==> flow/design.v <==
module delay_unit #(parameter DATA_WIDTH=32 )
(
input clk,
input reset,
input  [DATA_WIDTH-1:0] in_data,
output reg  [DATA_WIDTH-1:0] out_data
);
always @ (posedge clk, negedge reset )begin
  if(!reset) begin
    out_data<='b0;
  end
  else begin
    out_data<= in_data;
  end
end
endmodule
module Multiplier #(
    parameter DATA_WIDTH = 16
) (
    input wire signed [DATA_WIDTH-1:0] in1, in2,
    output wire signed [2*DATA_WIDTH-1:0] out
);
  assign out = in1*in2;
endmodule
module Complex_MUX2x1 #(
    parameter DATA_WIDTH = 18
) (
    input       wire                          sel,
    input       wire      [DATA_WIDTH-1:0]    in0_r, in0_i,
    input       wire      [DATA_WIDTH-1:0]    in1_r, in1_i,
    output      wire      [DATA_WIDTH-1:0]    out_r, out_i
);
assign out_r = sel?in1_r:in0_r;
assign out_i = sel?in1_i:in0_i;
endmodule
module Butterfly #(
    parameter   DATA_WIDTH = 18
) (
    input   wire                                          en,  
    input   wire    signed        [DATA_WIDTH-1:0]        in1_r, in1_i,
    input   wire    signed        [DATA_WIDTH-1:0]        in2_r, in2_i,
    output  wire    signed        [DATA_WIDTH-1:0]        sum_out_r, sum_out_i,
    output  wire    signed        [DATA_WIDTH-1:0]        diff_out_r, diff_out_i
);
    assign sum_out_r = en? in1_r + in2_r:'b0;
    assign sum_out_i = en? in1_i + in2_i:'b0;
    assign diff_out_r = en? in1_r - in2_r:'b0;
    assign diff_out_i = en? in1_i - in2_i:'b0;
endmodule
module Memory_Shifter 
#(parameter MEMORY_DEPTH=8 ,DATA_WIDTH=16)
 (input    [DATA_WIDTH-1:0]    data_in_r, data_in_i,
 input      clk,
 input      rst,
 output   [DATA_WIDTH-1:0] data_out_r, data_out_i
);
    genvar i ;
wire [DATA_WIDTH-1:0] out_data_r [0:MEMORY_DEPTH-1];
wire [DATA_WIDTH-1:0] out_data_i [0:MEMORY_DEPTH-1];
    generate 
        for(i=0;i<(MEMORY_DEPTH);i=i+1)begin :for_loop
            if(i==0) begin
               delay_unit #(.DATA_WIDTH(DATA_WIDTH)) u0_r   (.clk(clk),.reset(rst), .in_data(data_in_r), .out_data(out_data_r[i]) );
               delay_unit #(.DATA_WIDTH(DATA_WIDTH)) u0_i   (.clk(clk),.reset(rst), .in_data(data_in_i), .out_data(out_data_i[i]) );
            end
            else  begin
                delay_unit #(.DATA_WIDTH(DATA_WIDTH)) u1_r  (.clk(clk),.reset(rst), .in_data(out_data_r[i-1]), .out_data(out_data_r[i]) );
                delay_unit #(.DATA_WIDTH(DATA_WIDTH)) u1_i  (.clk(clk),.reset(rst), .in_data(out_data_i[i-1]), .out_data(out_data_i[i]) );
            end
        end
    endgenerate
    assign data_out_r = out_data_r[MEMORY_DEPTH-1];
    assign data_out_i = out_data_i[MEMORY_DEPTH-1];
endmodule
module MUX1_Control_unit #(parameter   NFFT = 64, STAGE_NO = 1 )
 (
    input   wire    clk, rst,
    input   wire    start_conv,
    output  reg     sel1   
);                
localparam  IDLE    = 0,
            INACTIVE = 1,
            ACTIVE = 2;
reg [$clog2(NFFT)-STAGE_NO:0] counter, counter_seq;      
reg [STAGE_NO:0]  end_control_counter;                   
reg [STAGE_NO:0]  end_control_counter_seq; 
reg end_control;                                         
reg [1:0] current_state, next_state;                    
always@(posedge clk or negedge rst) begin
    if(!rst) begin
        current_state <= 'b0;
        counter_seq <= 'b0;
        end_control_counter_seq <='b0;
    end
    else begin
        current_state <= next_state;
        counter_seq <= counter;
        end_control_counter_seq <= end_control_counter;
    end
end
always @(*) begin
    sel1         = 1'b0;
    end_control = 1'b1;
    counter     = 'b0;
    end_control_counter = 'b0;
    next_state  = IDLE;
    case (current_state)
        IDLE: begin
            sel1         = 1'b0;
            end_control = 1'b1;
            counter     = 'b0;
            end_control_counter = 'b0;
            if(start_conv) begin
                next_state = INACTIVE;
                end_control_counter = end_control_counter_seq + 1'b1;
                counter     = 'b0;
            end
            else begin
                next_state = IDLE;
                end_control_counter = end_control_counter_seq;
            end
        end
        INACTIVE: begin
            sel1         = 1'b0;
            end_control = 1'b0;
            if(counter_seq == 2**($clog2(NFFT)-STAGE_NO)-1) begin
                if(end_control_counter_seq == 2**(STAGE_NO-1)+1) begin
                    next_state = IDLE;
                    counter = 'b0;
                    end_control_counter = 'b0;
                end
                else begin
                    next_state  = ACTIVE;
                    sel1         = 1'b1;
                    counter = 'b0;
                    end_control_counter = end_control_counter_seq;
                end
            end
            else begin
                counter     = counter_seq + 1'b1;
                next_state  = INACTIVE;
                end_control_counter = end_control_counter_seq;
            end
        end
        ACTIVE: begin
            sel1         = 1'b1;
            end_control = 1'b0;
            if(counter_seq == 2**($clog2(NFFT)-STAGE_NO)-1) begin
                counter = 'b0;
                next_state = INACTIVE;
                sel1         = 1'b0;
                end_control_counter = end_control_counter_seq + 1'b1;
            end
            else begin
                counter     = counter_seq + 1'b1;
                next_state = ACTIVE;
                end_control_counter = end_control_counter_seq;
            end
        end
        default: begin
            sel1         = 1'b0;
            end_control = 1'b1;
            counter     = 'b0;
            end_control_counter = 'b0;
            next_state  = IDLE;
        end
    endcase
end
endmodule
module Address_gen_1st_fft #( parameter   STAGE_NO = 1,NFFT = 64 )
(
    input       wire                        clk, rst,
    input       wire                        Twiddle_active,
    output      reg [5:0]      Twiddle_address  
);
localparam  IDLE = 0,
            ADDRESS_GEN = 1;
reg [5:0] counter, counter_seq;
reg                  current_state, next_state;
always @(posedge clk or negedge rst) begin
    if(!rst) begin
        counter_seq <= 'b0;
        current_state <= IDLE;
    end
    else begin
        counter_seq <= counter;
        current_state <= next_state;
    end
end
always @(*) begin
       next_state = IDLE;
       Twiddle_address = 'b0;
       counter = 'b0;
       case (current_state)
           IDLE:begin
                Twiddle_address = 'b0;
                counter = 'b0;
                    if(Twiddle_active == 1'b1) begin
                        next_state = ADDRESS_GEN;
                    end
                    else begin
                        next_state = IDLE;
                    end
                end
           ADDRESS_GEN:begin
                    counter = counter_seq + 1'b1;
		            Twiddle_address=counter_seq[4]*counter_seq[5];  
                    if(counter_seq == NFFT-1)begin  
                    next_state = IDLE;
                    end
                    else begin
                    next_state = ADDRESS_GEN;
                    end
                        end
        endcase
end
endmodule
module Address_gen_2nd_fft #( parameter   STAGE_NO = 2,NFFT = 64 )
(
    input       wire                        clk, rst,
    input       wire                        Twiddle_active,
    output      reg  [5:0]     Twiddle_address  
);
localparam  IDLE = 0,
            ADDRESS_GEN = 1;
reg [5:0] counter, counter_seq     ;
reg                  current_state, next_state;
always @(posedge clk or negedge rst) begin
    if(!rst) begin
        counter_seq <= 'b0;
        current_state <= IDLE;
    end
    else begin
        counter_seq <= counter;
        current_state <= next_state;
    end
end
always @(*) begin
       next_state = IDLE;
       Twiddle_address = 'b0;
       counter = 'b0;
       case (current_state)
          IDLE:begin
                   Twiddle_address = 'b0;
                    counter = 'b0;
                    if(Twiddle_active == 1'b1) begin
                        next_state = ADDRESS_GEN;
                    end
                    else begin
                        next_state = IDLE;
                    end
                end
            ADDRESS_GEN:begin
                counter = counter_seq + 1'b1;
        		       Twiddle_address=counter_seq[3]*{counter_seq[4],counter_seq[5]};  
                        if(counter_seq == NFFT-1)begin  
                            next_state = IDLE;
                            end
                        else begin
                            next_state = ADDRESS_GEN;
                            end
                        end
        endcase
end
endmodule
module Address_gen_3rd_fft #( parameter  STAGE_NO = 3, NFFT = 64 )
(
    input       wire                        clk, rst,
    input       wire                        Twiddle_active,
    output      reg  [5:0]     Twiddle_address  
);
localparam  IDLE = 0,
            ADDRESS_GEN = 1;
reg [5:0] counter, counter_seq     ;
reg                    current_state, next_state;
always @(posedge clk or negedge rst) begin
    if(!rst) begin
        counter_seq <= 'b0;
        current_state <= IDLE;
    end
    else begin
        counter_seq <= counter;
        current_state <= next_state;
    end
end
always @(*) begin
    next_state = IDLE;
    Twiddle_address = 'b0;
    counter = 'b0;
    case (current_state)
        IDLE:begin
            Twiddle_address = 'b0;
            counter = 'b0;
            if(Twiddle_active == 1'b1) begin
                next_state = ADDRESS_GEN;
            end
            else begin
                next_state = IDLE;
            end
        end
        ADDRESS_GEN: begin
            counter = counter_seq + 1'b1;
            Twiddle_address = counter_seq;
            if(counter_seq == NFFT-1)begin  
                next_state = IDLE;
                end
            else begin
                next_state = ADDRESS_GEN;
                end
            end
    endcase
end
endmodule
module Address_gen_4th_fft #(parameter   STAGE_NO = 4, NFFT = 64 )
(
    input       wire                        clk, rst,
    input       wire                        Twiddle_active,
    output      reg  [5:0]     Twiddle_address   
);
localparam  IDLE = 0,
            ADDRESS_GEN = 1;
reg [5:0] counter, counter_seq     ;
reg                    current_state, next_state;
always @(posedge clk or negedge rst) begin
    if(!rst) begin
        counter_seq <= 'b0;
        current_state <= IDLE;
    end
    else begin
        counter_seq <= counter;
        current_state <= next_state;
    end
end
always @(*) begin
       next_state = IDLE;
       Twiddle_address = 'b0;
       counter = 'b0;
       case (current_state)
         IDLE:begin
            Twiddle_address = 'b0;
            counter = 'b0;
            if(Twiddle_active == 1'b1) begin
                next_state = ADDRESS_GEN;
            end
            else begin
                next_state = IDLE;
            end
        end
         ADDRESS_GEN:begin
                counter = counter_seq + 1'b1;
                Twiddle_address=counter_seq[1]*counter_seq[2];  
                if(counter_seq == NFFT-1)begin  
                    next_state = IDLE;
                    end
                else  begin
                      next_state = ADDRESS_GEN;
                      end
                    end
       endcase
end
endmodule
module Address_gen_5th_fft #(parameter   STAGE_NO = 5, NFFT = 64 )
(
    input       wire                        clk, rst,
    input       wire                        Twiddle_active,
    output      reg  [5:0]                  Twiddle_address
);
localparam  IDLE = 0,
            ADDRESS_GEN = 1;
reg [5:0] counter, counter_seq     ;
reg                    current_state, next_state;
always @(posedge clk or negedge rst) begin
    if(!rst) begin
        counter_seq <= 'b0;
        current_state <= IDLE;
    end
    else begin
        counter_seq <= counter;
        current_state <= next_state;
    end
end
always @(*) begin
       next_state = IDLE;
       Twiddle_address = 'b0;
       counter = 'b0;
       case (current_state)
            IDLE:begin
                Twiddle_address = 'b0;
                counter = 'b0;
                if(Twiddle_active == 1'b1) begin
                    next_state = ADDRESS_GEN;
                end
                else begin
                    next_state = IDLE;
                     end
                end
            ADDRESS_GEN: begin
                counter = counter_seq + 1'b1;
                Twiddle_address=counter_seq[0]*{counter_seq[1],counter_seq[2]};  
                if(counter_seq == NFFT-1)  
                    next_state = IDLE;
                else
                    next_state = ADDRESS_GEN;
            end
    endcase
end
endmodule
module Trivial_multiplier_fft #(
    parameter INTEGER_SIZE = 6,
              FRACT_SIZE = 12
) (
    input   wire            [5:0]                            address,
    input   wire                                             clk, rst,
    input   wire    signed  [INTEGER_SIZE+FRACT_SIZE-1:0]    in1_r,in1_i,
    output  wire    signed  [INTEGER_SIZE+FRACT_SIZE-1:0]    out_r,out_i
);
localparam DATA_WIDTH = INTEGER_SIZE+FRACT_SIZE ;
wire signed [DATA_WIDTH-1:0] res_r, res_i;
assign res_r = (address[0]) ?  in1_i : in1_r;
assign res_i = (address[0]) ? -in1_r : in1_i;
delay_unit #(.DATA_WIDTH(DATA_WIDTH)) D_r (.clk(clk), .reset(rst), .in_data(res_r), .out_data(out_r));
delay_unit #(.DATA_WIDTH(DATA_WIDTH)) D_i (.clk(clk), .reset(rst), .in_data(res_i), .out_data(out_i));
endmodule
module Constant_Multiplier_fft #(
    parameter INTEGER_SIZE = 6,
                FRACT_SIZE = 12,
                NFFT=64
) (
    input   wire            [5:0]               address,
    input   wire                                             clk, rst,
    input   wire    signed  [INTEGER_SIZE+FRACT_SIZE-1:0]    in1_r,in1_i,
    output  wire    signed  [INTEGER_SIZE+FRACT_SIZE-1:0]    out_r,out_i
);
localparam DATA_WIDTH = INTEGER_SIZE+FRACT_SIZE ;
reg signed  [INTEGER_SIZE+FRACT_SIZE-1:0]    in2_r,in2_i;
wire signed [2*DATA_WIDTH-1:0]               prod1, prod2, prod3, prod4;
wire signed [2*DATA_WIDTH-1:0]               prod1_seq, prod2_seq, prod3_seq, prod4_seq;
always @(*) begin
	case (address) 
	'd0 : begin
	in2_r= 'b000010000000000000; 
	in2_i= 'b000000000000000000;
	end
	'd1 : begin
	in2_r= 'b000001011010100000;
	in2_i= 'b111110100101100000;
	end
	'd2 : begin
	in2_r= 'b000000000000000000;
	in2_i= 'b111110000000000000;
	end
	'd3 : begin
	in2_r= 'b111110100101100000;
	in2_i= 'b111110100101100000;
	end
	default:begin
	in2_r='b0;
	in2_i='b0;
	end
	endcase
end
wire signed [DATA_WIDTH-1:0]   temp1, temp2,temp3,temp4;
assign temp1=prod1_seq>>FRACT_SIZE;
assign temp2=prod2_seq>>FRACT_SIZE;
assign temp3=prod3_seq>>FRACT_SIZE;
assign temp4=prod4_seq>>FRACT_SIZE;
assign out_r = (temp1 - temp2);
assign out_i = (temp3 + temp4);
Multiplier #(.DATA_WIDTH(DATA_WIDTH)) M0 (.in1(in1_r), .in2(in2_r), .out(prod1));
Multiplier #(.DATA_WIDTH(DATA_WIDTH)) M1 (.in1(in1_i), .in2(in2_i), .out(prod2));
Multiplier #(.DATA_WIDTH(DATA_WIDTH)) M2 (.in1(in1_r), .in2(in2_i), .out(prod3));
Multiplier #(.DATA_WIDTH(DATA_WIDTH)) M3 (.in1(in2_r), .in2(in1_i), .out(prod4));
delay_unit #(.DATA_WIDTH(2*DATA_WIDTH)) D1 (.clk(clk), .reset(rst), .in_data(prod1), .out_data(prod1_seq));
delay_unit #(.DATA_WIDTH(2*DATA_WIDTH)) D2 (.clk(clk), .reset(rst), .in_data(prod2), .out_data(prod2_seq));
delay_unit #(.DATA_WIDTH(2*DATA_WIDTH)) D3 (.clk(clk), .reset(rst), .in_data(prod3), .out_data(prod3_seq));
delay_unit #(.DATA_WIDTH(2*DATA_WIDTH)) D4 (.clk(clk), .reset(rst), .in_data(prod4), .out_data(prod4_seq));
endmodule
module Complex_Multiplier_fft #(
    parameter INTEGER_SIZE = 8,
                FRACT_SIZE = 8
) (
    input   wire                                             clk, rst,
    input   wire    signed  [INTEGER_SIZE+FRACT_SIZE-1:0]    in1_r,in1_i,
    input   wire    signed  [INTEGER_SIZE+FRACT_SIZE-1:0]    in2_r,in2_i,
    output  wire    signed  [INTEGER_SIZE+FRACT_SIZE-1:0]    out_r,out_i
);
localparam DATA_WIDTH = INTEGER_SIZE+FRACT_SIZE ;
wire signed [2*DATA_WIDTH-1:0] prod1, prod2, prod3, prod4;
wire signed [2*DATA_WIDTH-1:0] prod1_seq, prod2_seq, prod3_seq, prod4_seq;
wire signed [DATA_WIDTH-1:0]   temp1, temp2,temp3,temp4;
assign temp1=prod1_seq>>FRACT_SIZE;
assign temp2=prod2_seq>>FRACT_SIZE;
assign temp3=prod3_seq>>FRACT_SIZE;
assign temp4=prod4_seq>>FRACT_SIZE;
assign out_r = (temp1 - temp2);
assign out_i = (temp3 + temp4);
Multiplier #(.DATA_WIDTH(DATA_WIDTH)) M0 (.in1(in1_r), .in2(in2_r), .out(prod1));
Multiplier #(.DATA_WIDTH(DATA_WIDTH)) M1 (.in1(in1_i), .in2(in2_i), .out(prod2));
Multiplier #(.DATA_WIDTH(DATA_WIDTH)) M2 (.in1(in1_r), .in2(in2_i), .out(prod3));
Multiplier #(.DATA_WIDTH(DATA_WIDTH)) M3 (.in1(in2_r), .in2(in1_i), .out(prod4));
delay_unit #(.DATA_WIDTH(2*DATA_WIDTH)) D1 (.clk(clk), .reset(rst), .in_data(prod1), .out_data(prod1_seq));
delay_unit #(.DATA_WIDTH(2*DATA_WIDTH)) D2 (.clk(clk), .reset(rst), .in_data(prod2), .out_data(prod2_seq));
delay_unit #(.DATA_WIDTH(2*DATA_WIDTH)) D3 (.clk(clk), .reset(rst), .in_data(prod3), .out_data(prod3_seq));
delay_unit #(.DATA_WIDTH(2*DATA_WIDTH)) D4 (.clk(clk), .reset(rst), .in_data(prod4), .out_data(prod4_seq));
endmodule
module Twiddle_Factor_fft_3rd_stage #(
    parameter NFFT = 64,
              DATA_WIDTH = 18
) (
    input   wire            [5:0]               address,
    output  reg     signed  [DATA_WIDTH-1:0]    data_real, data_imag
);
always @(*) begin
    case (address)
    6'd0: begin data_real = 18'sd8192; data_imag = 18'sd0; end  
    6'd1: begin data_real = 18'sd8192; data_imag = 18'sd0; end  
    6'd2: begin data_real = 18'sd8192; data_imag = 18'sd0; end  
    6'd3: begin data_real = 18'sd8192; data_imag = 18'sd0; end  
    6'd4: begin data_real = 18'sd8192; data_imag = 18'sd0; end  
    6'd5: begin data_real = 18'sd8192; data_imag = 18'sd0; end  
    6'd6: begin data_real = 18'sd8192; data_imag = 18'sd0; end  
    6'd7: begin data_real = 18'sd8192; data_imag = 18'sd0; end  
    6'd8: begin data_real = 18'sd8192; data_imag = 18'sd0; end  
    6'd9: begin data_real = 18'sd7568; data_imag = -18'sd3135; end  
    6'd10: begin data_real = 18'sd5793; data_imag = -18'sd5793; end  
    6'd11: begin data_real = 18'sd3135; data_imag = -18'sd7568; end  
    6'd12: begin data_real = 18'sd0; data_imag = -18'sd8192; end  
    6'd13: begin data_real = -18'sd3135; data_imag = -18'sd7568; end  
    6'd14: begin data_real = -18'sd5793; data_imag = -18'sd5793; end  
    6'd15: begin data_real = -18'sd7568; data_imag = -18'sd3135; end  
    6'd16: begin data_real = 18'sd8192; data_imag = 18'sd0; end  
    6'd17: begin data_real = 18'sd8035; data_imag = -18'sd1598; end  
    6'd18: begin data_real = 18'sd7568; data_imag = -18'sd3135; end  
    6'd19: begin data_real = 18'sd6811; data_imag = -18'sd4551; end  
    6'd20: begin data_real = 18'sd5793; data_imag = -18'sd5793; end  
    6'd21: begin data_real = 18'sd4551; data_imag = -18'sd6811; end  
    6'd22: begin data_real = 18'sd3135; data_imag = -18'sd7568; end  
    6'd23: begin data_real = 18'sd1598; data_imag = -18'sd8035; end  
    6'd24: begin data_real = 18'sd8192; data_imag = 18'sd0; end  
    6'd25: begin data_real = 18'sd6811; data_imag = -18'sd4551; end  
    6'd26: begin data_real = 18'sd3135; data_imag = -18'sd7568; end  
    6'd27: begin data_real = -18'sd1598; data_imag = -18'sd8035; end  
    6'd28: begin data_real = -18'sd5793; data_imag = -18'sd5793; end  
    6'd29: begin data_real = -18'sd8035; data_imag = -18'sd1598; end  
    6'd30: begin data_real = -18'sd7568; data_imag = 18'sd3135; end  
    6'd31: begin data_real = -18'sd4551; data_imag = 18'sd6811; end  
    6'd32: begin data_real = 18'sd8192; data_imag = 18'sd0; end  
    6'd33: begin data_real = 18'sd8153; data_imag = -18'sd803; end  
    6'd34: begin data_real = 18'sd8035; data_imag = -18'sd1598; end  
    6'd35: begin data_real = 18'sd7839; data_imag = -18'sd2378; end  
    6'd36: begin data_real = 18'sd7568; data_imag = -18'sd3135; end  
    6'd37: begin data_real = 18'sd7225; data_imag = -18'sd3862; end  
    6'd38: begin data_real = 18'sd6811; data_imag = -18'sd4551; end  
    6'd39: begin data_real = 18'sd6333; data_imag = -18'sd5197; end  
    6'd40: begin data_real = 18'sd8192; data_imag = 18'sd0; end  
    6'd41: begin data_real = 18'sd7225; data_imag = -18'sd3862; end  
    6'd42: begin data_real = 18'sd4551; data_imag = -18'sd6811; end  
    6'd43: begin data_real = 18'sd803; data_imag = -18'sd8153; end  
    6'd44: begin data_real = -18'sd3135; data_imag = -18'sd7568; end  
    6'd45: begin data_real = -18'sd6333; data_imag = -18'sd5197; end  
    6'd46: begin data_real = -18'sd8035; data_imag = -18'sd1598; end  
    6'd47: begin data_real = -18'sd7839; data_imag = 18'sd2378; end  
    6'd48: begin data_real = 18'sd8192; data_imag = 18'sd0; end  
    6'd49: begin data_real = 18'sd7839; data_imag = -18'sd2378; end  
    6'd50: begin data_real = 18'sd6811; data_imag = -18'sd4551; end  
    6'd51: begin data_real = 18'sd5197; data_imag = -18'sd6333; end  
    6'd52: begin data_real = 18'sd3135; data_imag = -18'sd7568; end  
    6'd53: begin data_real = 18'sd803; data_imag = -18'sd8153; end  
    6'd54: begin data_real = -18'sd1598; data_imag = -18'sd8035; end  
    6'd55: begin data_real = -18'sd3862; data_imag = -18'sd7225; end  
    6'd56: begin data_real = 18'sd8192; data_imag = 18'sd0; end  
    6'd57: begin data_real = 18'sd6333; data_imag = -18'sd5197; end  
    6'd58: begin data_real = 18'sd1598; data_imag = -18'sd8035; end  
    6'd59: begin data_real = -18'sd3862; data_imag = -18'sd7225; end  
    6'd60: begin data_real = -18'sd7568; data_imag = -18'sd3135; end  
    6'd61: begin data_real = -18'sd7839; data_imag = 18'sd2378; end  
    6'd62: begin data_real = -18'sd4551; data_imag = 18'sd6811; end  
    6'd63: begin data_real = 18'sd803; data_imag = 18'sd8153; end  
    default: begin data_real = 'b0; data_imag = 'b0; end
    endcase
end
endmodule
module FFT_1st_stage #(
    parameter   INTEGER_SIZE = 6,
                FRACT_SIZE = 12,
                STAGE_NO = 1,
                NFFT = 64
) (
    input       wire                                             clk, rst,
    input       wire                                             start_conv,
    input       wire    signed  [INTEGER_SIZE+FRACT_SIZE-1:0]    serial_in_r, serial_in_i,
    output      wire    signed  [INTEGER_SIZE+FRACT_SIZE-1:0]    serial_out_r, serial_out_i
);
localparam DATA_WIDTH = INTEGER_SIZE+FRACT_SIZE ;
wire signed [DATA_WIDTH-1:0]        BUF_in_r, BUF_in_i;      
wire signed [DATA_WIDTH-1:0]        BUF_out_r, BUF_out_i;    
wire signed [DATA_WIDTH-1:0]        BFLY_out1_r, BFLY_out1_i;    
wire signed [DATA_WIDTH-1:0]        BFLY_out2_r, BFLY_out2_i;    
wire signed [DATA_WIDTH-1:0]        MUL_r_buf_in, MUL_r_buf_out;
wire signed [DATA_WIDTH-1:0]        MUL_i_buf_in, MUL_i_buf_out;
wire signed [DATA_WIDTH-1:0]        TF_r_buf_out, TF_i_buf_out;
wire signed [DATA_WIDTH-1:0]        MUX2_in0_r, MUX2_in0_i;
wire signed [DATA_WIDTH-1:0]        MUX2_in1_r, MUX2_in1_i;
wire                                sel1, sel2                 ;
wire        [5:0]      Twiddle_address;
Complex_MUX2x1 #(.DATA_WIDTH(DATA_WIDTH)) MUX1 (
    .sel(sel1),
    .in0_r(serial_in_r), 
    .in0_i(serial_in_i),
    .in1_r(BFLY_out2_r),
    .in1_i(BFLY_out2_i),
    .out_r(BUF_in_r),
    .out_i(BUF_in_i)
    );
Memory_Shifter #(   .DATA_WIDTH(DATA_WIDTH), 
                    .MEMORY_DEPTH(2**($clog2(NFFT)-STAGE_NO))) MS1 (  
    .clk(clk),
    .rst(rst),
    .data_in_r(BUF_in_r),
    .data_in_i(BUF_in_i),
    .data_out_r(BUF_out_r),
    .data_out_i(BUF_out_i)
);
Butterfly #(.DATA_WIDTH(DATA_WIDTH)) BF1 (
    .en(sel1),
    .in1_r(BUF_out_r),
    .in1_i(BUF_out_i),
    .in2_r(serial_in_r),
    .in2_i(serial_in_i),
    .sum_out_r(BFLY_out1_r),
    .sum_out_i(BFLY_out1_i),
    .diff_out_r(BFLY_out2_r),
    .diff_out_i(BFLY_out2_i)
);
delay_unit #(.DATA_WIDTH(1)) DU_SEL1_MUX2 (
    .clk(clk),
    .reset(rst),
    .in_data(sel1),
    .out_data(sel2)
);
Complex_MUX2x1 #(.DATA_WIDTH(DATA_WIDTH)) MUX2 (
    .sel(sel2),
    .in0_r(MUX2_in0_r),
    .in0_i(MUX2_in0_i),
    .in1_r(MUX2_in1_r),
    .in1_i(MUX2_in1_i),
    .out_r(MUL_r_buf_in),
    .out_i(MUL_i_buf_in)
);
delay_unit #(.DATA_WIDTH(DATA_WIDTH)) DU_MUX2_MUL_r (
    .clk(clk),
    .reset(rst),
    .in_data(MUL_r_buf_in),
    .out_data(MUL_r_buf_out)
);
delay_unit #(.DATA_WIDTH(DATA_WIDTH)) DU_MUX2_MUL_i (
    .clk(clk),
    .reset(rst),
    .in_data(MUL_i_buf_in),
    .out_data(MUL_i_buf_out)
);
MUX1_Control_unit #(.NFFT(NFFT), .STAGE_NO(STAGE_NO)) CU1 (
    .clk(clk),
    .rst(rst),
    .start_conv(start_conv),
    .sel1(sel1)
);
Address_gen_1st_fft #(.STAGE_NO(STAGE_NO), .NFFT(NFFT)) CU4 (
    .clk(clk),
    .rst(rst),
    .Twiddle_active(sel2),
    .Twiddle_address(Twiddle_address)
);
Trivial_multiplier_fft #(.INTEGER_SIZE(INTEGER_SIZE), .FRACT_SIZE(FRACT_SIZE)) MUL1 (
    .clk(clk),
    .rst(rst),
    .address(Twiddle_address),
    .in1_r(MUL_r_buf_out),
    .in1_i(MUL_i_buf_out),
    .out_r(serial_out_r),
    .out_i(serial_out_i)
);
delay_unit #(.DATA_WIDTH(DATA_WIDTH)) DU1_MS_r (
    .clk(clk),
    .reset(rst),
    .in_data(BUF_out_r),
    .out_data(MUX2_in0_r)
);
delay_unit #(.DATA_WIDTH(DATA_WIDTH)) DU1_MS_i (
    .clk(clk),
    .reset(rst),
    .in_data(BUF_out_i),
    .out_data(MUX2_in0_i)
);
delay_unit #(.DATA_WIDTH(DATA_WIDTH)) DU1_BF_r (
    .clk(clk),
    .reset(rst),
    .in_data(BFLY_out1_r),
    .out_data(MUX2_in1_r)
);
delay_unit #(.DATA_WIDTH(DATA_WIDTH)) DU1_BF_i (
    .clk(clk),
    .reset(rst),
    .in_data(BFLY_out1_i),
    .out_data(MUX2_in1_i)
);
endmodule
module FFT_2nd_stage #(
    parameter   INTEGER_SIZE = 6,
                FRACT_SIZE = 12,
                STAGE_NO = 1,
                NFFT = 64
) (
    input       wire                                             clk, rst,
    input       wire                                             start_conv,
    input       wire    signed  [INTEGER_SIZE+FRACT_SIZE-1:0]    serial_in_r, serial_in_i,
    output      wire    signed  [INTEGER_SIZE+FRACT_SIZE-1:0]    serial_out_r, serial_out_i
);
localparam DATA_WIDTH = INTEGER_SIZE+FRACT_SIZE ;
wire signed [DATA_WIDTH-1:0]        BUF_in_r, BUF_in_i;      
wire signed [DATA_WIDTH-1:0]        BUF_out_r, BUF_out_i;    
wire signed [DATA_WIDTH-1:0]        BFLY_out1_r, BFLY_out1_i;    
wire signed [DATA_WIDTH-1:0]        BFLY_out2_r, BFLY_out2_i;    
wire signed [DATA_WIDTH-1:0]        MUL_r_buf_in, MUL_r_buf_out;
wire signed [DATA_WIDTH-1:0]        MUL_i_buf_in, MUL_i_buf_out;
wire signed [DATA_WIDTH-1:0]        TF_r_buf_out, TF_i_buf_out;
wire signed [DATA_WIDTH-1:0]        MUX2_in0_r, MUX2_in0_i;
wire signed [DATA_WIDTH-1:0]        MUX2_in1_r, MUX2_in1_i;
wire                                sel1, sel2  ;
wire        [5:0]      Twiddle_address;
Complex_MUX2x1 #(.DATA_WIDTH(DATA_WIDTH)) MUX1 (
    .sel(sel1),
    .in0_r(serial_in_r), 
    .in0_i(serial_in_i),
    .in1_r(BFLY_out2_r),
    .in1_i(BFLY_out2_i),
    .out_r(BUF_in_r),
    .out_i(BUF_in_i)
    );
Memory_Shifter #(   .DATA_WIDTH(DATA_WIDTH), 
                    .MEMORY_DEPTH(2**($clog2(NFFT)-STAGE_NO))) MS1 (  
    .clk(clk),
    .rst(rst),
    .data_in_r(BUF_in_r),
    .data_in_i(BUF_in_i),
    .data_out_r(BUF_out_r),
    .data_out_i(BUF_out_i)
);
Butterfly #(.DATA_WIDTH(DATA_WIDTH)) BF1 (
    .en(sel1),
    .in1_r(BUF_out_r),
    .in1_i(BUF_out_i),
    .in2_r(serial_in_r),
    .in2_i(serial_in_i),
    .sum_out_r(BFLY_out1_r),
    .sum_out_i(BFLY_out1_i),
    .diff_out_r(BFLY_out2_r),
    .diff_out_i(BFLY_out2_i)
);
delay_unit #(.DATA_WIDTH(1)) DU_SEL1_MUX2 (
    .clk(clk),
    .reset(rst),
    .in_data(sel1),
    .out_data(sel2)
);
Complex_MUX2x1 #(.DATA_WIDTH(DATA_WIDTH)) MUX2 (
    .sel(sel2),
    .in0_r(MUX2_in0_r),
    .in0_i(MUX2_in0_i),
    .in1_r(MUX2_in1_r),
    .in1_i(MUX2_in1_i),
    .out_r(MUL_r_buf_in),
    .out_i(MUL_i_buf_in)
);
delay_unit #(.DATA_WIDTH(DATA_WIDTH)) DU_MUX2_MUL_r (
    .clk(clk),
    .reset(rst),
    .in_data(MUL_r_buf_in),
    .out_data(MUL_r_buf_out)
);
delay_unit #(.DATA_WIDTH(DATA_WIDTH)) DU_MUX2_MUL_i (
    .clk(clk),
    .reset(rst),
    .in_data(MUL_i_buf_in),
    .out_data(MUL_i_buf_out)
);
MUX1_Control_unit #(.NFFT(NFFT), .STAGE_NO(STAGE_NO)) CU1 (
    .clk(clk),
    .rst(rst),
    .start_conv(start_conv),
    .sel1(sel1)
);
Address_gen_2nd_fft #(.STAGE_NO(STAGE_NO), .NFFT(NFFT)) CU4 (
    .clk(clk),
    .rst(rst),
    .Twiddle_active(sel2),
    .Twiddle_address(Twiddle_address)
);
Constant_Multiplier_fft #(.INTEGER_SIZE(INTEGER_SIZE), .FRACT_SIZE(FRACT_SIZE)) MUL1 (
    .clk(clk),
    .rst(rst),
    .address(Twiddle_address),
    .in1_r(MUL_r_buf_out),
    .in1_i(MUL_i_buf_out),
    .out_r(serial_out_r),
    .out_i(serial_out_i)
);
delay_unit #(.DATA_WIDTH(DATA_WIDTH)) DU1_MS_r (
    .clk(clk),
    .reset(rst),
    .in_data(BUF_out_r),
    .out_data(MUX2_in0_r)
);
delay_unit #(.DATA_WIDTH(DATA_WIDTH)) DU1_MS_i (
    .clk(clk),
    .reset(rst),
    .in_data(BUF_out_i),
    .out_data(MUX2_in0_i)
);
delay_unit #(.DATA_WIDTH(DATA_WIDTH)) DU1_BF_r (
    .clk(clk),
    .reset(rst),
    .in_data(BFLY_out1_r),
    .out_data(MUX2_in1_r)
);
delay_unit #(.DATA_WIDTH(DATA_WIDTH)) DU1_BF_i (
    .clk(clk),
    .reset(rst),
    .in_data(BFLY_out1_i),
    .out_data(MUX2_in1_i)
);
endmodule
module FFT_3rd_stage #(
    parameter   INTEGER_SIZE = 6,
                FRACT_SIZE = 12,
                STAGE_NO = 1,
                NFFT = 64
) (
    input       wire                                             clk, rst,
    input       wire                                             start_conv,
    input       wire    signed  [INTEGER_SIZE+FRACT_SIZE-1:0]    serial_in_r, serial_in_i,
    output      wire    signed  [INTEGER_SIZE+FRACT_SIZE-1:0]    serial_out_r, serial_out_i
);
localparam DATA_WIDTH = INTEGER_SIZE+FRACT_SIZE ;
wire signed [DATA_WIDTH-1:0]        BUF_in_r, BUF_in_i;      
wire signed [DATA_WIDTH-1:0]        BUF_out_r, BUF_out_i;    
wire signed [DATA_WIDTH-1:0]        BFLY_out1_r, BFLY_out1_i;    
wire signed [DATA_WIDTH-1:0]        BFLY_out2_r, BFLY_out2_i;    
wire signed [DATA_WIDTH-1:0]        MUL_r_buf_in, MUL_r_buf_out;
wire signed [DATA_WIDTH-1:0]        MUL_i_buf_in, MUL_i_buf_out;
wire signed [DATA_WIDTH-1:0]        TF_r_buf_out, TF_i_buf_out;
wire signed [DATA_WIDTH-1:0]        MUX2_in0_r, MUX2_in0_i;
wire signed [DATA_WIDTH-1:0]        MUX2_in1_r, MUX2_in1_i;
wire                                sel1, sel2                  ;
wire        [5:0]      Twiddle_address;
Complex_MUX2x1 #(.DATA_WIDTH(DATA_WIDTH)) MUX1 (
    .sel(sel1),
    .in0_r(serial_in_r), 
    .in0_i(serial_in_i),
    .in1_r(BFLY_out2_r),
    .in1_i(BFLY_out2_i),
    .out_r(BUF_in_r),
    .out_i(BUF_in_i)
    );
Memory_Shifter #(   .DATA_WIDTH(DATA_WIDTH), 
                    .MEMORY_DEPTH(2**($clog2(NFFT)-STAGE_NO))) MS1 (  
    .clk(clk),
    .rst(rst),
    .data_in_r(BUF_in_r),
    .data_in_i(BUF_in_i),
    .data_out_r(BUF_out_r),
    .data_out_i(BUF_out_i)
);
Butterfly #(.DATA_WIDTH(DATA_WIDTH)) BF1 (
    .en(sel1),
    .in1_r(BUF_out_r),
    .in1_i(BUF_out_i),
    .in2_r(serial_in_r),
    .in2_i(serial_in_i),
    .sum_out_r(BFLY_out1_r),
    .sum_out_i(BFLY_out1_i),
    .diff_out_r(BFLY_out2_r),
    .diff_out_i(BFLY_out2_i)
);
delay_unit #(.DATA_WIDTH(1)) DU_SEL1_MUX2 (
    .clk(clk),
    .reset(rst),
    .in_data(sel1),
    .out_data(sel2)
);
Complex_MUX2x1 #(.DATA_WIDTH(DATA_WIDTH)) MUX2 (
    .sel(sel2),
    .in0_r(MUX2_in0_r),
    .in0_i(MUX2_in0_i),
    .in1_r(MUX2_in1_r),
    .in1_i(MUX2_in1_i),
    .out_r(MUL_r_buf_in),
    .out_i(MUL_i_buf_in)
);
delay_unit #(.DATA_WIDTH(DATA_WIDTH)) DU_MUX2_MUL_r (
    .clk(clk),
    .reset(rst),
    .in_data(MUL_r_buf_in),
    .out_data(MUL_r_buf_out)
);
delay_unit #(.DATA_WIDTH(DATA_WIDTH)) DU_MUX2_MUL_i (
    .clk(clk),
    .reset(rst),
    .in_data(MUL_i_buf_in),
    .out_data(MUL_i_buf_out)
);
MUX1_Control_unit #(.NFFT(NFFT), .STAGE_NO(STAGE_NO)) CU1 (
    .clk(clk),
    .rst(rst),
    .start_conv(start_conv),
    .sel1(sel1)
);
Address_gen_3rd_fft #(.STAGE_NO(STAGE_NO), .NFFT(NFFT)) CU4 (
    .clk(clk),
    .rst(rst),
    .Twiddle_active(sel2),
    .Twiddle_address(Twiddle_address)
);
Twiddle_Factor_fft_3rd_stage #(.NFFT(NFFT), .DATA_WIDTH(DATA_WIDTH)) TF1 (
    .address(Twiddle_address),
    .data_real(TF_r_buf_out),
    .data_imag(TF_i_buf_out)
);
Complex_Multiplier_fft #(.INTEGER_SIZE(INTEGER_SIZE), .FRACT_SIZE(FRACT_SIZE)) MUL1 (
    .clk(clk),
    .rst(rst),
    .in1_r(MUL_r_buf_out),
    .in1_i(MUL_i_buf_out),
    .in2_r(TF_r_buf_out),
    .in2_i(TF_i_buf_out),
    .out_r(serial_out_r),
    .out_i(serial_out_i)
);
delay_unit #(.DATA_WIDTH(DATA_WIDTH)) DU1_MS_r (
    .clk(clk),
    .reset(rst),
    .in_data(BUF_out_r),
    .out_data(MUX2_in0_r)
);
delay_unit #(.DATA_WIDTH(DATA_WIDTH)) DU1_MS_i (
    .clk(clk),
    .reset(rst),
    .in_data(BUF_out_i),
    .out_data(MUX2_in0_i)
);
delay_unit #(.DATA_WIDTH(DATA_WIDTH)) DU1_BF_r (
    .clk(clk),
    .reset(rst),
    .in_data(BFLY_out1_r),
    .out_data(MUX2_in1_r)
);
delay_unit #(.DATA_WIDTH(DATA_WIDTH)) DU1_BF_i (
    .clk(clk),
    .reset(rst),
    .in_data(BFLY_out1_i),
    .out_data(MUX2_in1_i)
);
endmodule
module FFT_4th_stage #(
    parameter   INTEGER_SIZE = 6,
                FRACT_SIZE = 12,
                STAGE_NO = 1,
                NFFT = 64
) (
    input       wire                                             clk, rst,
    input       wire                                             start_conv,
    input       wire    signed  [INTEGER_SIZE+FRACT_SIZE-1:0]    serial_in_r, serial_in_i,
    output      wire    signed  [INTEGER_SIZE+FRACT_SIZE-1:0]    serial_out_r, serial_out_i
);
localparam DATA_WIDTH = INTEGER_SIZE+FRACT_SIZE ;
wire signed [DATA_WIDTH-1:0]        BUF_in_r, BUF_in_i;      
wire signed [DATA_WIDTH-1:0]        BUF_out_r, BUF_out_i;    
wire signed [DATA_WIDTH-1:0]        BFLY_out1_r, BFLY_out1_i;    
wire signed [DATA_WIDTH-1:0]        BFLY_out2_r, BFLY_out2_i;    
wire signed [DATA_WIDTH-1:0]        MUL_r_buf_in, MUL_r_buf_out;
wire signed [DATA_WIDTH-1:0]        MUL_i_buf_in, MUL_i_buf_out;
wire signed [DATA_WIDTH-1:0]        TF_r_buf_out, TF_i_buf_out;
wire signed [DATA_WIDTH-1:0]        MUX2_in0_r, MUX2_in0_i;
wire signed [DATA_WIDTH-1:0]        MUX2_in1_r, MUX2_in1_i;
wire                                sel1, sel2  ;
wire        [5:0]      Twiddle_address;
Complex_MUX2x1 #(.DATA_WIDTH(DATA_WIDTH)) MUX1 (
    .sel(sel1),
    .in0_r(serial_in_r), 
    .in0_i(serial_in_i),
    .in1_r(BFLY_out2_r),
    .in1_i(BFLY_out2_i),
    .out_r(BUF_in_r),
    .out_i(BUF_in_i)
    );
Memory_Shifter #(   .DATA_WIDTH(DATA_WIDTH), 
                    .MEMORY_DEPTH(2**($clog2(NFFT)-STAGE_NO))) MS1 (  
    .clk(clk),
    .rst(rst),
    .data_in_r(BUF_in_r),
    .data_in_i(BUF_in_i),
    .data_out_r(BUF_out_r),
    .data_out_i(BUF_out_i)
);
Butterfly #(.DATA_WIDTH(DATA_WIDTH)) BF1 (
    .en(sel1),
    .in1_r(BUF_out_r),
    .in1_i(BUF_out_i),
    .in2_r(serial_in_r),
    .in2_i(serial_in_i),
    .sum_out_r(BFLY_out1_r),
    .sum_out_i(BFLY_out1_i),
    .diff_out_r(BFLY_out2_r),
    .diff_out_i(BFLY_out2_i)
);
delay_unit #(.DATA_WIDTH(1)) DU_SEL1_MUX2 (
    .clk(clk),
    .reset(rst),
    .in_data(sel1),
    .out_data(sel2)
);
Complex_MUX2x1 #(.DATA_WIDTH(DATA_WIDTH)) MUX2 (
    .sel(sel2),
    .in0_r(MUX2_in0_r),
    .in0_i(MUX2_in0_i),
    .in1_r(MUX2_in1_r),
    .in1_i(MUX2_in1_i),
    .out_r(MUL_r_buf_in),
    .out_i(MUL_i_buf_in)
);
delay_unit #(.DATA_WIDTH(DATA_WIDTH)) DU_MUX2_MUL_r (
    .clk(clk),
    .reset(rst),
    .in_data(MUL_r_buf_in),
    .out_data(MUL_r_buf_out)
);
delay_unit #(.DATA_WIDTH(DATA_WIDTH)) DU_MUX2_MUL_i (
    .clk(clk),
    .reset(rst),
    .in_data(MUL_i_buf_in),
    .out_data(MUL_i_buf_out)
);
MUX1_Control_unit #(.NFFT(NFFT), .STAGE_NO(STAGE_NO)) CU1 (
    .clk(clk),
    .rst(rst),
    .start_conv(start_conv),
    .sel1(sel1)
);
Address_gen_4th_fft #(.STAGE_NO(STAGE_NO), .NFFT(NFFT)) CU4 (
    .clk(clk),
    .rst(rst),
    .Twiddle_active(sel2),
    .Twiddle_address(Twiddle_address)
);
Trivial_multiplier_fft #(.INTEGER_SIZE(INTEGER_SIZE), .FRACT_SIZE(FRACT_SIZE)) MUL1 (
    .clk(clk),
    .rst(rst),
    .address(Twiddle_address),
    .in1_r(MUL_r_buf_out),
    .in1_i(MUL_i_buf_out),
    .out_r(serial_out_r),
    .out_i(serial_out_i)
);
delay_unit #(.DATA_WIDTH(DATA_WIDTH)) DU1_MS_r (
    .clk(clk),
    .reset(rst),
    .in_data(BUF_out_r),
    .out_data(MUX2_in0_r)
);
delay_unit #(.DATA_WIDTH(DATA_WIDTH)) DU1_MS_i (
    .clk(clk),
    .reset(rst),
    .in_data(BUF_out_i),
    .out_data(MUX2_in0_i)
);
delay_unit #(.DATA_WIDTH(DATA_WIDTH)) DU1_BF_r (
    .clk(clk),
    .reset(rst),
    .in_data(BFLY_out1_r),
    .out_data(MUX2_in1_r)
);
delay_unit #(.DATA_WIDTH(DATA_WIDTH)) DU1_BF_i (
    .clk(clk),
    .reset(rst),
    .in_data(BFLY_out1_i),
    .out_data(MUX2_in1_i)
);
endmodule
module FFT_5th_stage #(
    parameter   INTEGER_SIZE = 6,
                FRACT_SIZE = 12,
                STAGE_NO = 1,
                NFFT = 64
) (
    input       wire                                             clk, rst,
    input       wire                                             start_conv,
    input       wire    signed  [INTEGER_SIZE+FRACT_SIZE-1:0]    serial_in_r, serial_in_i,
    output      wire    signed  [INTEGER_SIZE+FRACT_SIZE-1:0]    serial_out_r, serial_out_i
);
localparam DATA_WIDTH = INTEGER_SIZE+FRACT_SIZE ;
wire signed [DATA_WIDTH-1:0]        BUF_in_r, BUF_in_i;      
wire signed [DATA_WIDTH-1:0]        BUF_out_r, BUF_out_i;    
wire signed [DATA_WIDTH-1:0]        BFLY_out1_r, BFLY_out1_i;    
wire signed [DATA_WIDTH-1:0]        BFLY_out2_r, BFLY_out2_i;    
wire signed [DATA_WIDTH-1:0]        MUL_r_buf_in, MUL_r_buf_out;
wire signed [DATA_WIDTH-1:0]        MUL_i_buf_in, MUL_i_buf_out;
wire signed [DATA_WIDTH-1:0]        TF_r_buf_out, TF_i_buf_out;
wire signed [DATA_WIDTH-1:0]        MUX2_in0_r, MUX2_in0_i;
wire signed [DATA_WIDTH-1:0]        MUX2_in1_r, MUX2_in1_i;
wire                                sel1, sel2  ;
wire        [5:0]      Twiddle_address;
Complex_MUX2x1 #(.DATA_WIDTH(DATA_WIDTH)) MUX1 (
    .sel(sel1),
    .in0_r(serial_in_r), 
    .in0_i(serial_in_i),
    .in1_r(BFLY_out2_r),
    .in1_i(BFLY_out2_i),
    .out_r(BUF_in_r),
    .out_i(BUF_in_i)
    );
Memory_Shifter #(   .DATA_WIDTH(DATA_WIDTH), 
                    .MEMORY_DEPTH(2**($clog2(NFFT)-STAGE_NO))) MS1 (  
    .clk(clk),
    .rst(rst),
    .data_in_r(BUF_in_r),
    .data_in_i(BUF_in_i),
    .data_out_r(BUF_out_r),
    .data_out_i(BUF_out_i)
);
Butterfly #(.DATA_WIDTH(DATA_WIDTH)) BF1 (
    .en(sel1),
    .in1_r(BUF_out_r),
    .in1_i(BUF_out_i),
    .in2_r(serial_in_r),
    .in2_i(serial_in_i),
    .sum_out_r(BFLY_out1_r),
    .sum_out_i(BFLY_out1_i),
    .diff_out_r(BFLY_out2_r),
    .diff_out_i(BFLY_out2_i)
);
delay_unit #(.DATA_WIDTH(1)) DU_SEL1_MUX2 (
    .clk(clk),
    .reset(rst),
    .in_data(sel1),
    .out_data(sel2)
);
Complex_MUX2x1 #(.DATA_WIDTH(DATA_WIDTH)) MUX2 (
    .sel(sel2),
    .in0_r(MUX2_in0_r),
    .in0_i(MUX2_in0_i),
    .in1_r(MUX2_in1_r),
    .in1_i(MUX2_in1_i),
    .out_r(MUL_r_buf_in),
    .out_i(MUL_i_buf_in)
);
delay_unit #(.DATA_WIDTH(DATA_WIDTH)) DU_MUX2_MUL_r (
    .clk(clk),
    .reset(rst),
    .in_data(MUL_r_buf_in),
    .out_data(MUL_r_buf_out)
);
delay_unit #(.DATA_WIDTH(DATA_WIDTH)) DU_MUX2_MUL_i (
    .clk(clk),
    .reset(rst),
    .in_data(MUL_i_buf_in),
    .out_data(MUL_i_buf_out)
);
MUX1_Control_unit #(.NFFT(NFFT), .STAGE_NO(STAGE_NO)) CU1 (
    .clk(clk),
    .rst(rst),
    .start_conv(start_conv),
    .sel1(sel1)
);
Address_gen_5th_fft #(.STAGE_NO(STAGE_NO), .NFFT(NFFT)) CU4 (
    .clk(clk),
    .rst(rst),
    .Twiddle_active(sel2),
    .Twiddle_address(Twiddle_address)
);
Constant_Multiplier_fft #(.INTEGER_SIZE(INTEGER_SIZE), .FRACT_SIZE(FRACT_SIZE)) MUL1 (
    .clk(clk),
    .rst(rst),
    .address(Twiddle_address),
    .in1_r(MUL_r_buf_out),
    .in1_i(MUL_i_buf_out),
    .out_r(serial_out_r),
    .out_i(serial_out_i)
);
delay_unit #(.DATA_WIDTH(DATA_WIDTH)) DU1_MS_r (
    .clk(clk),
    .reset(rst),
    .in_data(BUF_out_r),
    .out_data(MUX2_in0_r)
);
delay_unit #(.DATA_WIDTH(DATA_WIDTH)) DU1_MS_i (
    .clk(clk),
    .reset(rst),
    .in_data(BUF_out_i),
    .out_data(MUX2_in0_i)
);
delay_unit #(.DATA_WIDTH(DATA_WIDTH)) DU1_BF_r (
    .clk(clk),
    .reset(rst),
    .in_data(BFLY_out1_r),
    .out_data(MUX2_in1_r)
);
delay_unit #(.DATA_WIDTH(DATA_WIDTH)) DU1_BF_i (
    .clk(clk),
    .reset(rst),
    .in_data(BFLY_out1_i),
    .out_data(MUX2_in1_i)
);
endmodule
module FFT_6th_stage #(
    parameter   INTEGER_SIZE = 6,
                FRACT_SIZE = 12,
                STAGE_NO = 1,
                NFFT = 64
) (
    input       wire                                             clk, rst,
    input       wire                                             start_conv,
    input       wire    signed  [INTEGER_SIZE+FRACT_SIZE-1:0]    serial_in_r, serial_in_i,
    output      wire    signed  [INTEGER_SIZE+FRACT_SIZE-1:0]    serial_out_r, serial_out_i
);
localparam DATA_WIDTH = INTEGER_SIZE+FRACT_SIZE ;
wire signed [DATA_WIDTH-1:0]        BUF_in_r, BUF_in_i;      
wire signed [DATA_WIDTH-1:0]        BUF_out_r, BUF_out_i;    
wire signed [DATA_WIDTH-1:0]        BFLY_out1_r, BFLY_out1_i;    
wire signed [DATA_WIDTH-1:0]        BFLY_out2_r, BFLY_out2_i;    
wire signed [DATA_WIDTH-1:0]        MUL_r_buf_in, MUL_r_buf_out;
wire signed [DATA_WIDTH-1:0]        MUL_i_buf_in, MUL_i_buf_out;
wire signed [DATA_WIDTH-1:0]        TF_r_buf_out, TF_i_buf_out;
wire signed [DATA_WIDTH-1:0]        MUX2_in0_r, MUX2_in0_i;
wire signed [DATA_WIDTH-1:0]        MUX2_in1_r, MUX2_in1_i;
wire                                sel1, sel2               ;
Complex_MUX2x1 #(.DATA_WIDTH(DATA_WIDTH)) MUX1 (
    .sel(sel1),
    .in0_r(serial_in_r), 
    .in0_i(serial_in_i),
    .in1_r(BFLY_out2_r),
    .in1_i(BFLY_out2_i),
    .out_r(BUF_in_r),
    .out_i(BUF_in_i)
    );
Memory_Shifter #(   .DATA_WIDTH(DATA_WIDTH), 
                    .MEMORY_DEPTH(2**($clog2(NFFT)-STAGE_NO))) MS1 ( 
    .clk(clk),
    .rst(rst),
    .data_in_r(BUF_in_r),
    .data_in_i(BUF_in_i),
    .data_out_r(BUF_out_r),
    .data_out_i(BUF_out_i)
);
Butterfly #(.DATA_WIDTH(DATA_WIDTH)) BF1 (
    .en(sel1),
    .in1_r(BUF_out_r),
    .in1_i(BUF_out_i),
    .in2_r(serial_in_r), 
    .in2_i(serial_in_i), 
    .sum_out_r(BFLY_out1_r),
    .sum_out_i(BFLY_out1_i),
    .diff_out_r(BFLY_out2_r),
    .diff_out_i(BFLY_out2_i)
);
delay_unit #(.DATA_WIDTH(1)) DU_SEL1_MUX2 (
    .clk(clk),
    .reset(rst),
    .in_data(sel1),
    .out_data(sel2)
);
Complex_MUX2x1 #(.DATA_WIDTH(DATA_WIDTH)) MUX2 (
    .sel(sel2),
    .in0_r(MUX2_in0_r),
    .in0_i(MUX2_in0_i),
    .in1_r(MUX2_in1_r),
    .in1_i(MUX2_in1_i),
    .out_r(MUL_r_buf_in),
    .out_i(MUL_i_buf_in)
);
delay_unit #(.DATA_WIDTH(DATA_WIDTH)) DU_MUX2_MUL_r (
    .clk(clk),
    .reset(rst),
    .in_data(MUL_r_buf_in),
    .out_data(MUL_r_buf_out)  
);
delay_unit #(.DATA_WIDTH(DATA_WIDTH)) DU_MUX2_MUL_i (
    .clk(clk),
    .reset(rst),
    .in_data(MUL_i_buf_in),
    .out_data(MUL_i_buf_out)  
);
delay_unit #(.DATA_WIDTH(DATA_WIDTH)) last_delay_r (
    .clk(clk),
    .reset(rst),
    .in_data(MUL_r_buf_out),
    .out_data(serial_out_r)  
);
delay_unit #(.DATA_WIDTH(DATA_WIDTH)) last_delay_i (
    .clk(clk),
    .reset(rst),
    .in_data(MUL_i_buf_out),
    .out_data(serial_out_i)  
);
MUX1_Control_unit #(.NFFT(NFFT), .STAGE_NO(STAGE_NO)) CU1 (
    .clk(clk),
    .rst(rst),
    .start_conv(start_conv),
    .sel1(sel1)
);
delay_unit #(.DATA_WIDTH(DATA_WIDTH)) DU1_MS_r (
    .clk(clk),
    .reset(rst),
    .in_data(BUF_out_r),
    .out_data(MUX2_in0_r)
);
delay_unit #(.DATA_WIDTH(DATA_WIDTH)) DU1_MS_i (
    .clk(clk),
    .reset(rst),
    .in_data(BUF_out_i),
    .out_data(MUX2_in0_i)
);
delay_unit #(.DATA_WIDTH(DATA_WIDTH)) DU1_BF_r (
    .clk(clk),
    .reset(rst),
    .in_data(BFLY_out1_r),
    .out_data(MUX2_in1_r)
);
delay_unit #(.DATA_WIDTH(DATA_WIDTH)) DU1_BF_i (
    .clk(clk),
    .reset(rst),
    .in_data(BFLY_out1_i),
    .out_data(MUX2_in1_i)
);
endmodule
module Top_controller_fft #( parameter   NFFT = 64 )
(
    input   wire                    clk, rst,
    input   wire                    start_FFT,
    output  reg  [$clog2(NFFT)-1:0] start_stage,
    output  reg                     end_FFT, data_valid
);
    localparam  IDLE = 0,
                STAGE_OPERATION = 1,
                DATA_VALID = 3;
reg [$clog2(NFFT)-1:0] counter1, counter1_seq;   
reg [$clog2(NFFT)-1:0] counter_limit, counter_limit_seq;  
reg [$clog2(NFFT)-1:0] start_stage_seq;
reg [1:0]              current_state, next_state;
always @(posedge clk or negedge rst) begin
    if(!rst) begin
        counter1_seq <= 'b0;
        counter_limit_seq <= 'b0;
        current_state <= 2'b0;
        start_stage_seq <= 'b0;
    end
    else begin
        counter1_seq <= counter1;
        counter_limit_seq <= counter_limit;
        current_state <= next_state;
        start_stage_seq <= start_stage;
    end
end
always @(*) begin
    counter1 = 'b0;
    counter_limit = 'b0;
    next_state = IDLE;
    start_stage = 'b0;
    end_FFT = 1'b0;
    data_valid = 1'b0;
    case (current_state)
        IDLE: begin
            if(start_FFT) begin
                next_state = STAGE_OPERATION;
                start_stage = 'b1;
                counter1 = 'b0;
                counter_limit = NFFT>>1;
            end
            else begin
                next_state = IDLE;
                start_stage = 'b0;
                counter1 = 'b0;
                counter_limit = 'b0;
            end
        end 
        STAGE_OPERATION: begin
            counter_limit = counter_limit_seq;
            start_stage = start_stage_seq;
            if(counter1_seq == counter_limit_seq+2) begin
                if(start_stage[$clog2(NFFT)-1] == 1) begin  
                    next_state = DATA_VALID;
                    start_stage = 'b0;
                    counter1 = 'b0;
                    counter_limit = NFFT-1;
                    end_FFT = 1'b1;
                    data_valid = 1'b1;
                end
                else begin  
                    next_state = STAGE_OPERATION;
                    start_stage = start_stage_seq<<1;
                    counter1 = 'b0;
                    counter_limit = counter_limit_seq>>1;
                    end_FFT = 1'b0;
                end
            end
            else begin
                next_state = STAGE_OPERATION;
                counter1 = counter1_seq + 1'b1;
            end
        end
        DATA_VALID: begin
            counter_limit = counter_limit_seq;
            data_valid = 1'b1;
            if(counter1_seq == counter_limit_seq) begin  
                next_state = IDLE;
                counter1 = 'b0;
                data_valid = 1'b0;
            end
            else begin  
                next_state = DATA_VALID;
                counter1 = counter1_seq +1'b1;
            end
        end
    endcase
end
endmodule
module Top_FFT #(
    parameter   INTEGER_SIZE = 4,
                FRACT_SIZE = 14,
                NFFT = 64
) (
    input       wire                                             clk, rst,
    input       wire                                             start_FFT,
    input       wire    signed  [INTEGER_SIZE+FRACT_SIZE-1:0]    serial_in_r, serial_in_i,
    output      wire    signed  [INTEGER_SIZE+FRACT_SIZE-1:0]    serial_out_r, serial_out_i,
    output      wire                                             end_FFT, data_valid_FFT
);
localparam DATA_WIDTH = INTEGER_SIZE+FRACT_SIZE ;
wire    [$clog2(NFFT)-1:0]        start_stages;
wire    [DATA_WIDTH-1:0]        stage2_in_r, stage2_in_i;
wire    [DATA_WIDTH-1:0]        stage3_in_r, stage3_in_i;
wire    [DATA_WIDTH-1:0]        stage4_in_r, stage4_in_i;
wire    [DATA_WIDTH-1:0]        stage5_in_r, stage5_in_i;
wire    [DATA_WIDTH-1:0]        stage6_in_r, stage6_in_i;
wire    [DATA_WIDTH-1:0]        stage7_in_r, stage7_in_i;
FFT_1st_stage #(.INTEGER_SIZE(INTEGER_SIZE), .FRACT_SIZE(FRACT_SIZE), .STAGE_NO(1), .NFFT(NFFT)) ST1 (
    .clk(clk),
    .rst(rst),
    .start_conv(start_stages[0]),
    .serial_in_r(serial_in_r),
    .serial_in_i(serial_in_i),
    .serial_out_r(stage2_in_r),
    .serial_out_i(stage2_in_i)
);
FFT_2nd_stage #(.INTEGER_SIZE(INTEGER_SIZE), .FRACT_SIZE(FRACT_SIZE), .STAGE_NO(2), .NFFT(NFFT)) ST2 (
    .clk(clk),
    .rst(rst),
    .start_conv(start_stages[1]),
    .serial_in_r(stage2_in_r),
    .serial_in_i(stage2_in_i),
    .serial_out_r(stage3_in_r),
    .serial_out_i(stage3_in_i)
);
FFT_3rd_stage #(.INTEGER_SIZE(INTEGER_SIZE), .FRACT_SIZE(FRACT_SIZE), .STAGE_NO(3), .NFFT(NFFT)) ST3 (
    .clk(clk),
    .rst(rst),
    .start_conv(start_stages[2]),
    .serial_in_r(stage3_in_r),
    .serial_in_i(stage3_in_i),
    .serial_out_r(stage4_in_r),
    .serial_out_i(stage4_in_i)
);
FFT_4th_stage #(.INTEGER_SIZE(INTEGER_SIZE), .FRACT_SIZE(FRACT_SIZE), .STAGE_NO(4), .NFFT(NFFT)) ST4 (
    .clk(clk),
    .rst(rst),
    .start_conv(start_stages[3]),
    .serial_in_r(stage4_in_r),
    .serial_in_i(stage4_in_i),
    .serial_out_r(stage5_in_r),
    .serial_out_i(stage5_in_i)
);
FFT_5th_stage #(.INTEGER_SIZE(INTEGER_SIZE), .FRACT_SIZE(FRACT_SIZE), .STAGE_NO(5), .NFFT(NFFT)) ST5 (
    .clk(clk),
    .rst(rst),
    .start_conv(start_stages[4]),
    .serial_in_r(stage5_in_r),
    .serial_in_i(stage5_in_i),
    .serial_out_r(stage6_in_r),
    .serial_out_i(stage6_in_i)
);
FFT_6th_stage #(.INTEGER_SIZE(INTEGER_SIZE), .FRACT_SIZE(FRACT_SIZE), .STAGE_NO(6), .NFFT(NFFT)) ST6 (
    .clk(clk),
    .rst(rst),
    .start_conv(start_stages[5]),
    .serial_in_r(stage6_in_r),
    .serial_in_i(stage6_in_i),
    .serial_out_r(serial_out_r),
    .serial_out_i(serial_out_i)
);
Top_controller_fft #(.NFFT(NFFT)) TOP_CONT1 (
    .clk(clk),
    .rst(rst),
    .start_FFT(start_FFT),
    .start_stage(start_stages),
    .end_FFT(end_FFT),
    .data_valid(data_valid_FFT)
);
endmodule
* Tool chain data of Top_FFT
What the tools print for Top_FFT, step after step. Line numbers count from 1 in the design file above. Operators: Yosys type, input widths -> output width; for muxes data width and select width s. Cell names lack the library's common part. The mark - stands for no value.
Inputs: top module Top_FFT, clock input clk, standard-cell library sky130hd, timing corner tt_025C_1v80

* Word-level counts
Counts by Yosys on the flattened word-level netlist (proc, flatten, opt, wreduce). Print and check cells are left out. Yosys's memory passes give these memory sizes; they may raise the number of words (mostly to a power of two), join words into wider ones and drop unused or constant bits.
Bit counts: cells after elaboration 565, memory bits (read-only) 2304, memories 1, input bits 39, flip-flop bits (word level) 3529, output and inout port bits 38
Operators by class: multiplexer cells 186, bitwise logic cells 6, multiply operators 16, reduce/logical cells 24, add/sub/neg operators 51, equality and inequality tests 63
Memory list:
- (no name shown) | words 64, width 36, read ports 1, wr ports 0, RTL line 514 | case (address)

* Depth
Longest topological path by Yosys (ltp), each cell counted once; first at word level (registers and memories cut), then after technology mapping (sequential cells cut; the memories' decode and read muxes count).
Logic depth: word-level depth 6, ABC_AREA 0, depth in mapped cells 39, mapped depth without buffers 35

* After synthesis
Source: synth_stat.txt of the flow (Yosys; design flattened, memories mapped). It holds for the ABC_AREA given above (unset counts as 0); a run with the other value may have another netlist. Totals and module areas in this step are rounded.
Cell types:
- dfrtp_1 | count 3360, area in all 8.41E+04 um^2
- fa_1 | count 2350, area in all 4.7E+04 um^2
- ha_1 | count 1643, area in all 2.06E+04 um^2
- inv_1 | count 3554, area in all 1.33E+04 um^2
- xnor2_1 | count 561, area in all 4.91E+03 um^2
Other cell types: 85; their cells: 6346.
Mapped netlist: area of sequential cells 84300 um^2, synthesis area 206000 um^2, cell count 17814, flip-flop cells 3367, buffer cells 493
The figures by module come from a second, unflattened synthesis with its own total; it is not the netlist above.
Unflattened totals: cells (unflattened synthesis) 25498, area total of the unflattened synthesis 279000 um^2
Each row is one instance without its submodules.
Modules:
- Multiplier (DATA_WIDTH=18) | cells 1343, seq. area 0.0 um^2, area 12100 um^2, times used 12
- delay_unit (DATA_WIDTH=18) | cells 18, seq. area 450 um^2, area 450 um^2, times used 168
- Butterfly (DATA_WIDTH=18) | cells 588, seq. area 0.0 um^2, area 3990 um^2, times used 6
Modules not listed: 32.

* Timing after synthesis
OpenSTA on the mapped netlist: ideal clock, no wires. The path of least setup slack (recovery checks aside). Input and output delay are each 20% of the period. Register names are those of the netlist, which keeps one name where synthesis merged equal registers.
Timing after synthesis: path type register to register, start point register ST3.CU4.current_state, end point register ST3.MUL1.D2.out_data[29], setup time 0.080 ns, driving pins on the path 38, arrival 8.881 ns, slack 3.039 ns, path buffers 5, required time 11.920 ns, delay of the path 8.961 ns, launch time at the first pin 0.000 ns, period 12.0 ns, synthesis period reached 8.961 ns
"delay of the path" = arrival - input delay + setup time. "driving pins on the path" counts driving pins, that of a launching flip-flop among them; a cell with two outputs on the path counts twice. "synthesis period reached" = period - worst setup slack (recovery checks aside). The figure is calculated, with input and output delays left at 20% of the set period. The rows between start and end are the longest chain of elaborated cells between them; the timing report does not say that the signal goes this way. Where chains are equally long, one stands for them. A line is the first line of the expression or statement that the cell stems from. Yosys adds cells for indexed reads and writes and turns some case tables into memories. A memory read counts as a cell of the chain, while the word-level depth stops at memories.
On the way, after synthesis: cells in the longest elaborated chain 4, elaborated cells between the ends (all ways) 4, source lines of those cells 3, those cells by class mul (1); mux (1); logic (1); memory (1)
RTL lines, path after synthesis:
- from (decl) | RTL line 275 | reg                    current_state, next_state;
- from (assign) | RTL line 279 | current_state <= IDLE;
- from (assign) | RTL line 283 | current_state <= next_state;
- $not 1->1 | RTL line 290 | case (current_state)
- $pmux 6 s2 | RTL line 290
- $mem_v2 64x36 | RTL line 514 | case (address)
- $mul 18x18->32 | RTL line 23 | assign out = in1*in2;
- to (assign) | RTL line 10 | out_data<='b0;
- to (assign) | RTL line 13 | out_data<= in_data;
- to (decl) | RTL line 6 | output reg  [DATA_WIDTH-1:0] out_data

* Timing after layout
Path of least setup slack in the final report of flow run A (OpenROAD, finished layout, wires in). Where an end is a register, its clock arrival counts in the times.
Timing post-layout: path type register to register, start point register ST3.CU4.counter_seq[4], end point register ST3.MUL1.D2.out_data[30], driving pins on the path 30, arrival 10.13 ns, launch time at the first pin 0.96 ns, slack -0.99 ns, required time 9.14 ns, setup time 0.18 ns, period 8.4 ns, path buffers 4
The rows between start and end are the longest chain of elaborated cells between them; the timing report does not say that the signal goes this way. Where chains are equally long, one stands for them. A memory read counts as a cell of the chain, while the word-level depth stops at memories.
On the way, post-layout: cells in the longest elaborated chain 3, elaborated cells between the ends (all ways) 3, source lines of those cells 3, those cells by class mul (1); mux (1); memory (1)
RTL lines, path post-layout:
- from (decl) | RTL line 274 | reg [5:0] counter, counter_seq     ;
- from (assign) | RTL line 278 | counter_seq <= 'b0;
- from (assign) | RTL line 282 | counter_seq <= counter;
- $pmux 6 s2 | RTL line 290 | case (current_state)
- $mem_v2 64x36 | RTL line 514 | case (address)
- $mul 18x18->32 | RTL line 23 | assign out = in1*in2;
- to (assign) | RTL line 10 | out_data<='b0;
- to (assign) | RTL line 13 | out_data<= in_data;
- to (decl) | RTL line 6 | output reg  [DATA_WIDTH-1:0] out_data

Subject: flow runs of Top_FFT

Hi,

Record of 2 stored runs of the RTL-to-layout flow on Top_FFT, platform sky130hd. The runs are unordered. Constraints: input delay and output delay 20% of the set period each, output load 0.01 pF.
By "clock period achieved" is meant the clock period of the run minus its worst setup slack. This is arithmetic on one report: input and output delays are still those of the set period (20% each).
"time on the worst setup path" = time allowed to the worst setup path (clock period - input delay - output delay, where it has them) - its slack; a late launch clock adds to it, a late capture clock takes from it.
"total power after layout" is the tool's figure for a default switching activity; nothing was simulated.
Values from the reports are rounded here.

[flow run A] flow files
==> flow/run.sh <==
#!/bin/bash
# the make line also repeats the synthesis and layout settings of config.mk as NAME=value (left out here)
make -C /OpenROAD-flow-scripts/flow DESIGN_CONFIG=/design/flow/config.mk WORK_HOME=/design/flow/orfs CLKGATE_MAP_FILE= finish
==> flow/config.mk <==
export PLATFORM = sky130hd
export DESIGN_NAME = Top_FFT
export DESIGN_NICKNAME = Top_FFT
export VERILOG_FILES = /design/flow/design.v
export SDC_FILE = /design/flow/constraint.sdc
export NUM_CORES = 4
export LEC_CHECK = 0
export CAP_MARGIN = 10
export CORE_MARGIN = 2
export CORE_UTILIZATION = 22
export CTS_CLUSTER_DIAMETER = 182
export CTS_CLUSTER_SIZE = 15
export GPL_ROUTABILITY_DRIVEN = 0
export GPL_TIMING_DRIVEN = 0
export PLACE_DENSITY_LB_ADDON = 0.05
export SETUP_SLACK_MARGIN = -0.31
export SLEW_MARGIN = 20
export TNS_END_PERCENT = 75
==> flow/constraint.sdc <==
create_clock -name core_clock -period 8.4 [get_ports {clk}]
set_input_delay 1.6800 -clock core_clock [delete_from_list [all_inputs] [get_ports {clk}]]
set_output_delay 1.6800 -clock core_clock [all_outputs]
set_load 0.01 [all_outputs]

[flow run A] result: chip area in the Yosys report 206,000 um^2; total die area 943,000 um^2; std-cell area (final layout) 236,000 um^2; post-route utilization 25.3%; setup slack of the worst path -0.990 ns; total negative slack on setup checks -10.00 ns; final worst hold slack 0.280 ns; total power after layout 30.1 mW; clock period achieved 9.390 ns; time on the worst setup path 9.39 ns; worst setup path kind register to register

[flow run B] flow files
==> flow/run.sh <==
#!/bin/bash
# the make line also repeats the synthesis and layout settings of config.mk as NAME=value (left out here)
make -C /OpenROAD-flow-scripts/flow DESIGN_CONFIG=/design/flow/config.mk WORK_HOME=/design/flow/orfs CLKGATE_MAP_FILE= finish
==> flow/config.mk <==
export PLATFORM = sky130hd
export DESIGN_NAME = Top_FFT
export DESIGN_NICKNAME = Top_FFT
export VERILOG_FILES = /design/flow/design.v
export SDC_FILE = /design/flow/constraint.sdc
export NUM_CORES = 4
export LEC_CHECK = 0
export CAP_MARGIN = 10
export CORE_MARGIN = 6
export CORE_UTILIZATION = 47
export GPL_TIMING_DRIVEN = 0
export MAX_ROUTING_LAYER = met4
export PLACE_DENSITY_LB_ADDON = 0.09
export SLEW_MARGIN = 40
==> flow/constraint.sdc <==
create_clock -name core_clock -period 7.13 [get_ports {clk}]
set_input_delay 1.4260 -clock core_clock [delete_from_list [all_inputs] [get_ports {clk}]]
set_output_delay 1.4260 -clock core_clock [all_outputs]
set_load 0.01 [all_outputs]

[flow run B] result: chip area in the Yosys report 206,000 um^2; total die area 454,000 um^2; std-cell area (final layout) 235,000 um^2; post-route utilization 54.0%; setup slack of the worst path -1.67 ns; total negative slack on setup checks -64.3 ns; final worst hold slack 0.299 ns; total power after layout 39.4 mW; clock period achieved 8.795 ns; time on the worst setup path 8.80 ns; worst setup path kind register to register

Regards
